==> flow/design.v <==
`timescale 1ns/1ps
module master_ahb(
  input  logic        clk_master,
  input  logic        rst_master,
  input  logic        HREADY,          
  input  logic [31:0] HRDATA,          
  input  logic [31:0] data_top,
  input  logic        write_top,       
  input  logic [3:0]  beat_length,     
  input  logic        enb,             
  input  logic [31:0] addr_top,
  input  logic        wrap_enb,        
  output logic [31:0] HADDR,
  output logic        HWRITE,
  output logic [2:0]  HSIZE,
  output logic [31:0] HWDATA,
  output logic [2:0]  HBURST,
  output logic [1:0]  HTRANS,
  output logic fifo_empty,
  output logic fifo_full
);
  typedef enum logic [2:0] {
    S_IDLE                = 3'b000,
    S_WRITE_ADDR          = 3'b001,
    S_WRITE_DATA          = 3'b010
  } state_t;
  state_t present_state, next_state;
  logic [31:0] addr_internal;
  logic [3:0]  count;         
  logic [3:0]  wr_ptr;
  logic [3:0]  rd_ptr;
  localparam int MEM_DEPTH = 16;
  logic [31:0] mem [0:MEM_DEPTH-1];
  logic next_HWRITE;
  logic [2:0] next_HSIZE;                
  logic [31:0] next_HWDATA;
  logic [2:0] next_HBURST;
  logic [1:0] next_HTRANS;
  logic [4:0] fifo_count;  
  logic push, pop;
  assign push = write_top && (fifo_count < MEM_DEPTH);
  assign pop  = (present_state == S_WRITE_DATA) && HREADY &&
                (HBURST == 3'b011 || HBURST == 3'b000) && (fifo_count > 0);
  assign fifo_empty = (fifo_count == 0);
  assign fifo_full  = (fifo_count >= MEM_DEPTH-1);  
  always_ff @(posedge clk_master or posedge rst_master) begin
    if (rst_master) begin
      wr_ptr        <= 4'd0;
      rd_ptr        <= 4'd0;
      addr_internal <= 32'h0;
      count         <= 4'd0;
      present_state <= S_IDLE;
      HWRITE        <= 1'b0;
      HSIZE         <= 3'b010;
      HWDATA        <= 32'h0;
      HBURST        <= 3'b000;
      HTRANS        <= 2'b00;
      fifo_count    <= 5'd0;
      for (int i = 0; i < MEM_DEPTH; i = i + 1) mem[i] <= 32'h0;
    end else begin
      if (push) begin
        mem[wr_ptr] <= data_top;
        wr_ptr <= wr_ptr + 1'b1;
      end
      if (pop) begin
        rd_ptr <= rd_ptr + 1'b1;
      end
      if (push && !pop)
        fifo_count <= fifo_count + 1'b1;
      else if (pop && !push)
        fifo_count <= fifo_count - 1'b1;
      present_state <= next_state;
      HWRITE <= next_HWRITE;
      HSIZE  <= next_HSIZE;
      HWDATA <= next_HWDATA;
      HBURST <= next_HBURST;
      HTRANS <= next_HTRANS;
      if (present_state == S_IDLE && next_state == S_WRITE_ADDR) begin
        addr_internal <= addr_top;
        count <= 4'd0;
      end
      if (present_state == S_WRITE_DATA && HREADY) begin
        if (HBURST == 3'b011) begin  
          count <= count + 1'b1;
          if (!wrap_enb) begin
            addr_internal <= addr_internal + 32'h4;
          end else begin
            if (addr_internal[3:0] == 4'hC)  
              addr_internal <= addr_internal - 32'hC;  
            else
              addr_internal <= addr_internal + 32'h4;
          end
        end else if (HBURST == 3'b000) begin  
          count <= 4'd0;  
        end
      end
    end
  end
  always_comb begin
    next_state    = present_state;
    next_HWRITE   = 1'b0;
    next_HSIZE    = 3'b010;
    next_HWDATA   = 32'h0;                 
    next_HBURST   = 3'b000;
    next_HTRANS   = 2'b00;
    case (present_state)
      S_IDLE: begin
        if (enb && HREADY && (fifo_count > 0)) begin
          if (beat_length == 1 && !wrap_enb) begin
            next_HWRITE = 1'b1;
            next_HBURST = 3'b000;  
            next_state = S_WRITE_ADDR;
          end else if (beat_length == 4) begin
            next_HWRITE = 1'b1;
            next_HBURST = 3'b011;  
            next_state = S_WRITE_ADDR;
          end
        end
      end
      S_WRITE_ADDR: begin
        next_HWRITE = 1'b1;
        next_HSIZE  = 3'b010;   
        next_HBURST = HBURST;   
        next_HTRANS = 2'b10;    
        next_state = S_WRITE_DATA;
      end
      S_WRITE_DATA: begin
        next_HWRITE = 1'b1;
        next_HSIZE  = 3'b010;
        next_HBURST = HBURST;   
        if (HBURST == 3'b000) begin
          if (fifo_count > 0)
            next_HWDATA = mem[rd_ptr];   
          else
            next_HWDATA = data_top;
          next_HTRANS = 2'b10;
          if (HREADY) next_state = S_IDLE;
        end
        else if (HBURST == 3'b011) begin
          if (fifo_count > 0) begin
            next_HWDATA = mem[rd_ptr];
          end else begin
            next_HWDATA = 32'h0;  
          end
          next_HTRANS = 2'b11;  
          if ((count == 4'd3) && HREADY) next_state = S_IDLE;
        end
      end
      default: next_state = S_IDLE;
    endcase
  end
  assign HADDR = addr_internal;
endmodule
Memo
Re: synthesis data of master_ahb

### Step by step through the tools: master_ahb

Module master_ahb before and after one edit of its RTL, step after step.
Lines under "unedited" count in the file above, lines under "edited" in the edited file.
"change" is "edited" less "unedited", of the values as shown; "rel. change" is that difference over "unedited", in percent.
Library cell names are shortened.
A cell with -- has no value.

| inputs | value |
|---|---|
| top module | master_ahb |
| clock input | clk_master |
| standard-cell library | sky130hd |
| timing corner | tt_025C_1v80 |

### Diff

The edit as a unified diff against the file above.
This change comes from a script, not from a designer. No optimisation was intended, and the edited design may behave differently.

```diff
@@ -5,5 +5,5 @@
   input  logic        HREADY,          
   input  logic [31:0] HRDATA,          
-  input  logic [31:0] data_top,
+  input  logic [15:0] data_top,
   input  logic        write_top,       
   input  logic [3:0]  beat_length,     
```

### After elaboration

Yosys after proc, flatten, opt, wreduce and memory -nomap, before mapping. Print and check cells are not counted. Equal cells are merged and count once.

Operators by class:

| what | unedited | edited | change | rel. change (%) |
|---|---|---|---|---|
| div/mod/pow operators | 0 | 0 | 0 | -- |
| add/subtract/negate cells | 7 | 7 | 0 | 0.00 |
| multipliers | 0 | 0 | 0 | -- |
| shift-type cells | 0 | 0 | 0 | -- |
| muxes and demuxes | 36 | 36 | 0 | 0.00 |
| equal/unequal tests | 38 | 38 | 0 | 0.00 |
| magnitude comparators | 3 | 3 | 0 | 0.00 |
| reductions and logical operators | 38 | 38 | 0 | 0.00 |
| bitwise operators | 0 | 0 | 0 | -- |

Operator kinds equal on both sides are left out: 34.

Storage and ports:

| what | unedited | edited | change | rel. change (%) |
|---|---|---|---|---|
| bits in writable memories | 0 | 0 | 0 | -- |
| memory cells | 0 | 0 | 0 | -- |
| output and inout port bits | 75 | 75 | 0 | 0.00 |
| latch bits | 0 | 0 | 0 | -- |
| word width x clocked read ports | 0 | 0 | 0 | -- |
| word-level cells | 148 | 148 | 0 | 0.00 |
| register bits | 602 | 346 | -256 | -42.52 |
| memory bits (read-only) | 0 | 0 | 0 | -- |

### Longest topological paths

Depth = most cells in a row (Yosys ltp): at word level without a register or memory, in the mapped netlist without a sequential cell, where the memories' decode and read muxes count.

Depth:

| what | unedited | edited | change | rel. change (%) |
|---|---|---|---|---|
| depth in word-level cells | 12 | 12 | 0 | 0.00 |
| ABC_AREA | 0 | 0 | -- | -- |
| mapped depth | 14 | 14 | 0 | 0.00 |

### Synthesis result

Source: synth_stat.txt of the flow (Yosys; design flattened, memories mapped). It holds for the ABC_AREA given above (unset counts as 0); a run with the other value may have another netlist.

Mapped netlist:

| what | unedited | edited | change | rel. change (%) |
|---|---|---|---|---|
| cells in the netlist | 2,178 | 1,354 | -824 | -37.83 |
| mapped flip-flops | 600 | 328 | -272 | -45.33 |
| synthesis area (mm²) | 0.0273387 | 0.0160842 | -0.0112545 | -41.17 |
| buffers | 194 | 130 | -64 | -32.99 |

Cell types:

| cell type | unedited | edited | change | rel. change (%) |
|---|---|---|---|---|
| dfrtp_1 | 599 | 327 | -272 | -45.41 |
| mux2_2 | 531 | 267 | -264 | -49.72 |
| a22oi_1 | 99 | 22 | -77 | -77.78 |
| buf_1 | 61 | 9 | -52 | -85.25 |
| nand2_1 | 133 | 93 | -40 | -30.08 |
| clkbuf_1 | 100 | 61 | -39 | -39.00 |
| a21oi_1 | 65 | 28 | -37 | -56.92 |
| a22o_1 | 44 | 20 | -24 | -54.55 |
| o21ai_0 | 58 | 38 | -20 | -34.48 |
| o221ai_1 | 24 | 6 | -18 | -75.00 |
| buf_4 | 6 | 24 | +18 | +300.00 |
| and3_1 | 27 | 12 | -15 | -55.56 |
| nor2b_1 | 21 | 9 | -12 | -57.14 |
| nor2_1 | 51 | 40 | -11 | -21.57 |
| o2bb2ai_1 | 1 | 12 | +11 | +1,100.00 |
| buf_2 | 24 | 34 | +10 | +41.67 |
| and2_1 | 16 | 6 | -10 | -62.50 |
| a222oi_1 | 15 | 7 | -8 | -53.33 |

Cell types equal on both sides are left out: 16.
Not every row of either side is listed.

### Timing after synthesis

Path of least setup slack by OpenSTA after synthesis, without wires, with an ideal clock, recovery checks aside; 20% of the period is set as input and as output delay. Where synthesis merged equal registers, the netlist keeps one of their names.

Path post-synthesis:

| what | unedited | edited | change | rel. change (%) |
|---|---|---|---|---|
| kind | reg-to-reg | reg-to-reg | -- | -- |
| start point | register fifo_count[3] | register fifo_count[1] | -- | -- |
| end point | register fifo_count[4] | register fifo_count[4] | -- | -- |
| period (ns) | 5.0 | 5.0 | 0.0 | 0.00 |
| delay of the path (ns) | 3.029 | 3.117 | +0.088 | +2.91 |
| arrival time (ns) | 2.904 | 2.992 | +0.088 | +3.03 |
| setup time (ns) | 0.125 | 0.125 | 0.000 | -- |
| stages on the path | 15 | 15 | 0 | 0.00 |
| data required time (ns) | 4.875 | 4.875 | 0.000 | 0.00 |
| setup slack (ns) | 1.971 | 1.882 | -0.089 | -- |
| synthesis period reached (ns) | 3.029 | 3.118 | +0.089 | +2.94 |

"delay of the path" = arrival - input delay + setup time.
"stages on the path": output pins that drive a net of the path, with the launching flip-flop's if there is one; two outputs of one cell count as two.
"synthesis period reached" = period - worst setup slack (recovery checks aside). The figure is calculated, with input and output delays left at 20% of the set period.
Between the ends stands the longest chain of elaborated cells between them, by number of cells; it is not shown to be the way that was timed. Of several equally long chains one is given.
Each line given opens the expression or statement behind the cell; cells for indexed reads and writes are added by Yosys, which also makes memories of some case tables.
A register here has more assigning lines than the two given.

| between the ends, post-synthesis, unedited | value |
|---|---|
| path through | dfrtp_1 -> or4_1 -> or2_1 -> buf_2 -> and3_1 -> clkbuf_1 -> inv_1 -> ha_1 -> inv_1 -> fa_1 -> a21o_1 -> a21oi_1 -> xnor2_1 -> nor2_1 -> xor2_1 |
| cells in the longest elaborated chain | 6 |
| elaborated cells on any way between the ends | 13 |
| classes of those cells | add/sub: 2; compare: 2; mux: 2; reduce/logical: 7 |

Ends and longest elaborated chain, post-synthesis, unedited:

| what | RTL line | text |
|---|---|---|
| start, declared | 39 | `logic [4:0] fifo_count;` |
| start, assigned | 69 | `fifo_count <= fifo_count + 1'b1;` |
| start, assigned | 71 | `fifo_count <= fifo_count - 1'b1;` |
| less-than comparator 5 bit | 41 | `assign push = write_top && (fifo_count < MEM_DEPTH);` |
| logical AND 1 bit | 41 |  |
| logical NOT 1 bit | 70 | `else if (pop && !push)` |
| logical AND 1 bit | 70 |  |
| two-way mux 5 bit | 70 |  |
| two-way mux 5 bit | 68 | `if (push && !pop)` |
| end, assigned | 69 |  |
| end, assigned | 71 |  |
| end, declared | 39 |  |

| between the ends, post-synthesis, edited | value |
|---|---|
| path through | dfrtp_1 -> or4_1 -> or2_1 -> clkbuf_1 -> inv_1 -> nor2_1 -> inv_1 -> ha_1 -> inv_1 -> fa_1 -> a21o_1 -> a21oi_1 -> xnor2_1 -> nor2_1 -> xor2_1 |
| cells in the longest elaborated chain | 6 |
| elaborated cells on any way between the ends | 13 |
| classes of those cells | add/sub: 2; compare: 2; mux: 2; reduce/logical: 7 |

Ends and longest elaborated chain, post-synthesis, edited:

| what | RTL line | text |
|---|---|---|
| start, declared | 39 | `logic [4:0] fifo_count;` |
| start, assigned | 69 | `fifo_count <= fifo_count + 1'b1;` |
| start, assigned | 71 | `fifo_count <= fifo_count - 1'b1;` |
| less-than comparator 5 bit | 41 | `assign push = write_top && (fifo_count < MEM_DEPTH);` |
| logical AND 1 bit | 41 |  |
| logical NOT 1 bit | 70 | `else if (pop && !push)` |
| logical AND 1 bit | 70 |  |
| two-way mux 5 bit | 70 |  |
| two-way mux 5 bit | 68 | `if (push && !pop)` |
| end, assigned | 69 |  |
| end, assigned | 71 |  |
| end, declared | 39 |  |

### Path in the finished layout

From the final timing report of each run of set A: the path of least setup slack in the routed layout; clock arrival at registers is part of the times.

Path post-layout:

| what | unedited | edited | change | rel. change (%) |
|---|---|---|---|---|
| kind | reg-to-output | reg-to-output | -- | -- |
| start point | register fifo_count[0] | register fifo_count[1] | -- | -- |
| end point | output port fifo_empty | output port fifo_empty | -- | -- |
| data required time (ns) | 4.00 | 4.00 | 0.00 | 0.00 |
| setup slack (ns) | 1.18 | 1.34 | +0.16 | -- |
| period (ns) | 5.0 | 5.0 | 0.0 | 0.00 |
| stages on the path | 6 | 6 | 0 | 0.00 |
| arrival time (ns) | 2.82 | 2.66 | -0.16 | -5.67 |

Between the ends stands the longest chain of elaborated cells between them, by number of cells; it is not shown to be the way that was timed. Of several equally long chains one is given.
A register here has more assigning lines than the two given.

| between the ends, post-layout, unedited | value |
|---|---|
| path through | dfrtp_1 -> or4_1 -> or2_1 -> buf_4 -> clkinv_2 -> clkdlybuf4s50_1 |
| cells in the longest elaborated chain | 1 |
| elaborated cells on any way between the ends | 1 |
| classes of those cells | reduce/logical: 1 |

Ends and longest elaborated chain, post-layout, unedited:

| what | RTL line | text |
|---|---|---|
| start, declared | 39 | `logic [4:0] fifo_count;` |
| start, assigned | 69 | `fifo_count <= fifo_count + 1'b1;` |
| start, assigned | 71 | `fifo_count <= fifo_count - 1'b1;` |
| logical NOT 5 bit | 44 | `assign fifo_empty = (fifo_count == 0);` |
| end, declared | 19 | `output logic fifo_empty,` |

| between the ends, post-layout, edited | value |
|---|---|
| path through | dfrtp_1 -> or4_1 -> or2_1 -> buf_4 -> inv_1 -> clkdlybuf4s50_1 |
| cells in the longest elaborated chain | 1 |
| elaborated cells on any way between the ends | 1 |
| classes of those cells | reduce/logical: 1 |

Ends and longest elaborated chain, post-layout, edited:

| what | RTL line | text |
|---|---|---|
| start, declared | 39 | `logic [4:0] fifo_count;` |
| start, assigned | 69 | `fifo_count <= fifo_count + 1'b1;` |
| start, assigned | 71 | `fifo_count <= fifo_count - 1'b1;` |
| logical NOT 5 bit | 44 | `assign fifo_empty = (fifo_count == 0);` |
| end, declared | 19 | `output logic fifo_empty,` |

### Layout results

Runs of the flow (Yosys, OpenROAD) on both versions; the two runs of a pair have the same settings. The constraints put input and output delay at 20% of the set period each and load the outputs with 0.01 pF.

| flow settings, set A | value |
|---|---|
| PLACE_DENSITY | 0.6 |
| period_ns | 5.0 |
| CAP_MARGIN | 20 |
| CORE_MARGIN | 2 |
| CORE_UTILIZATION | 40 |
| SLEW_MARGIN | 20 |

Final reports, set A:

| what | unedited | edited | change | rel. change (%) |
|---|---|---|---|---|
| area inside the die boundary (mm²) | 0.0704531 | 0.0418305 | -0.0286226 | -40.63 |
| utilization in the final report (%) | 47.6 | 47.5 | -0.1 | -- |
| smallest setup slack (ns) | 1.182 | 1.337 | +0.155 | -- |
| total power of the final layout (mW) | 16.401 | 8.833 | -7.568 | -46.14 |
| mapped cell area after synthesis (mm²) | 0.0273387 | 0.0160842 | -0.0112545 | -41.17 |
| standard-cell area of the final layout (mm²) | 0.0321133 | 0.0188531 | -0.0132602 | -41.29 |
| smallest hold slack (ns) | 0.496 | 0.497 | +0.001 | -- |

By "total power of the final layout" is meant OpenSTA's value without simulated activity: inputs other than the clock are taken to toggle once in ten clock periods, and the tool carries that through the logic.
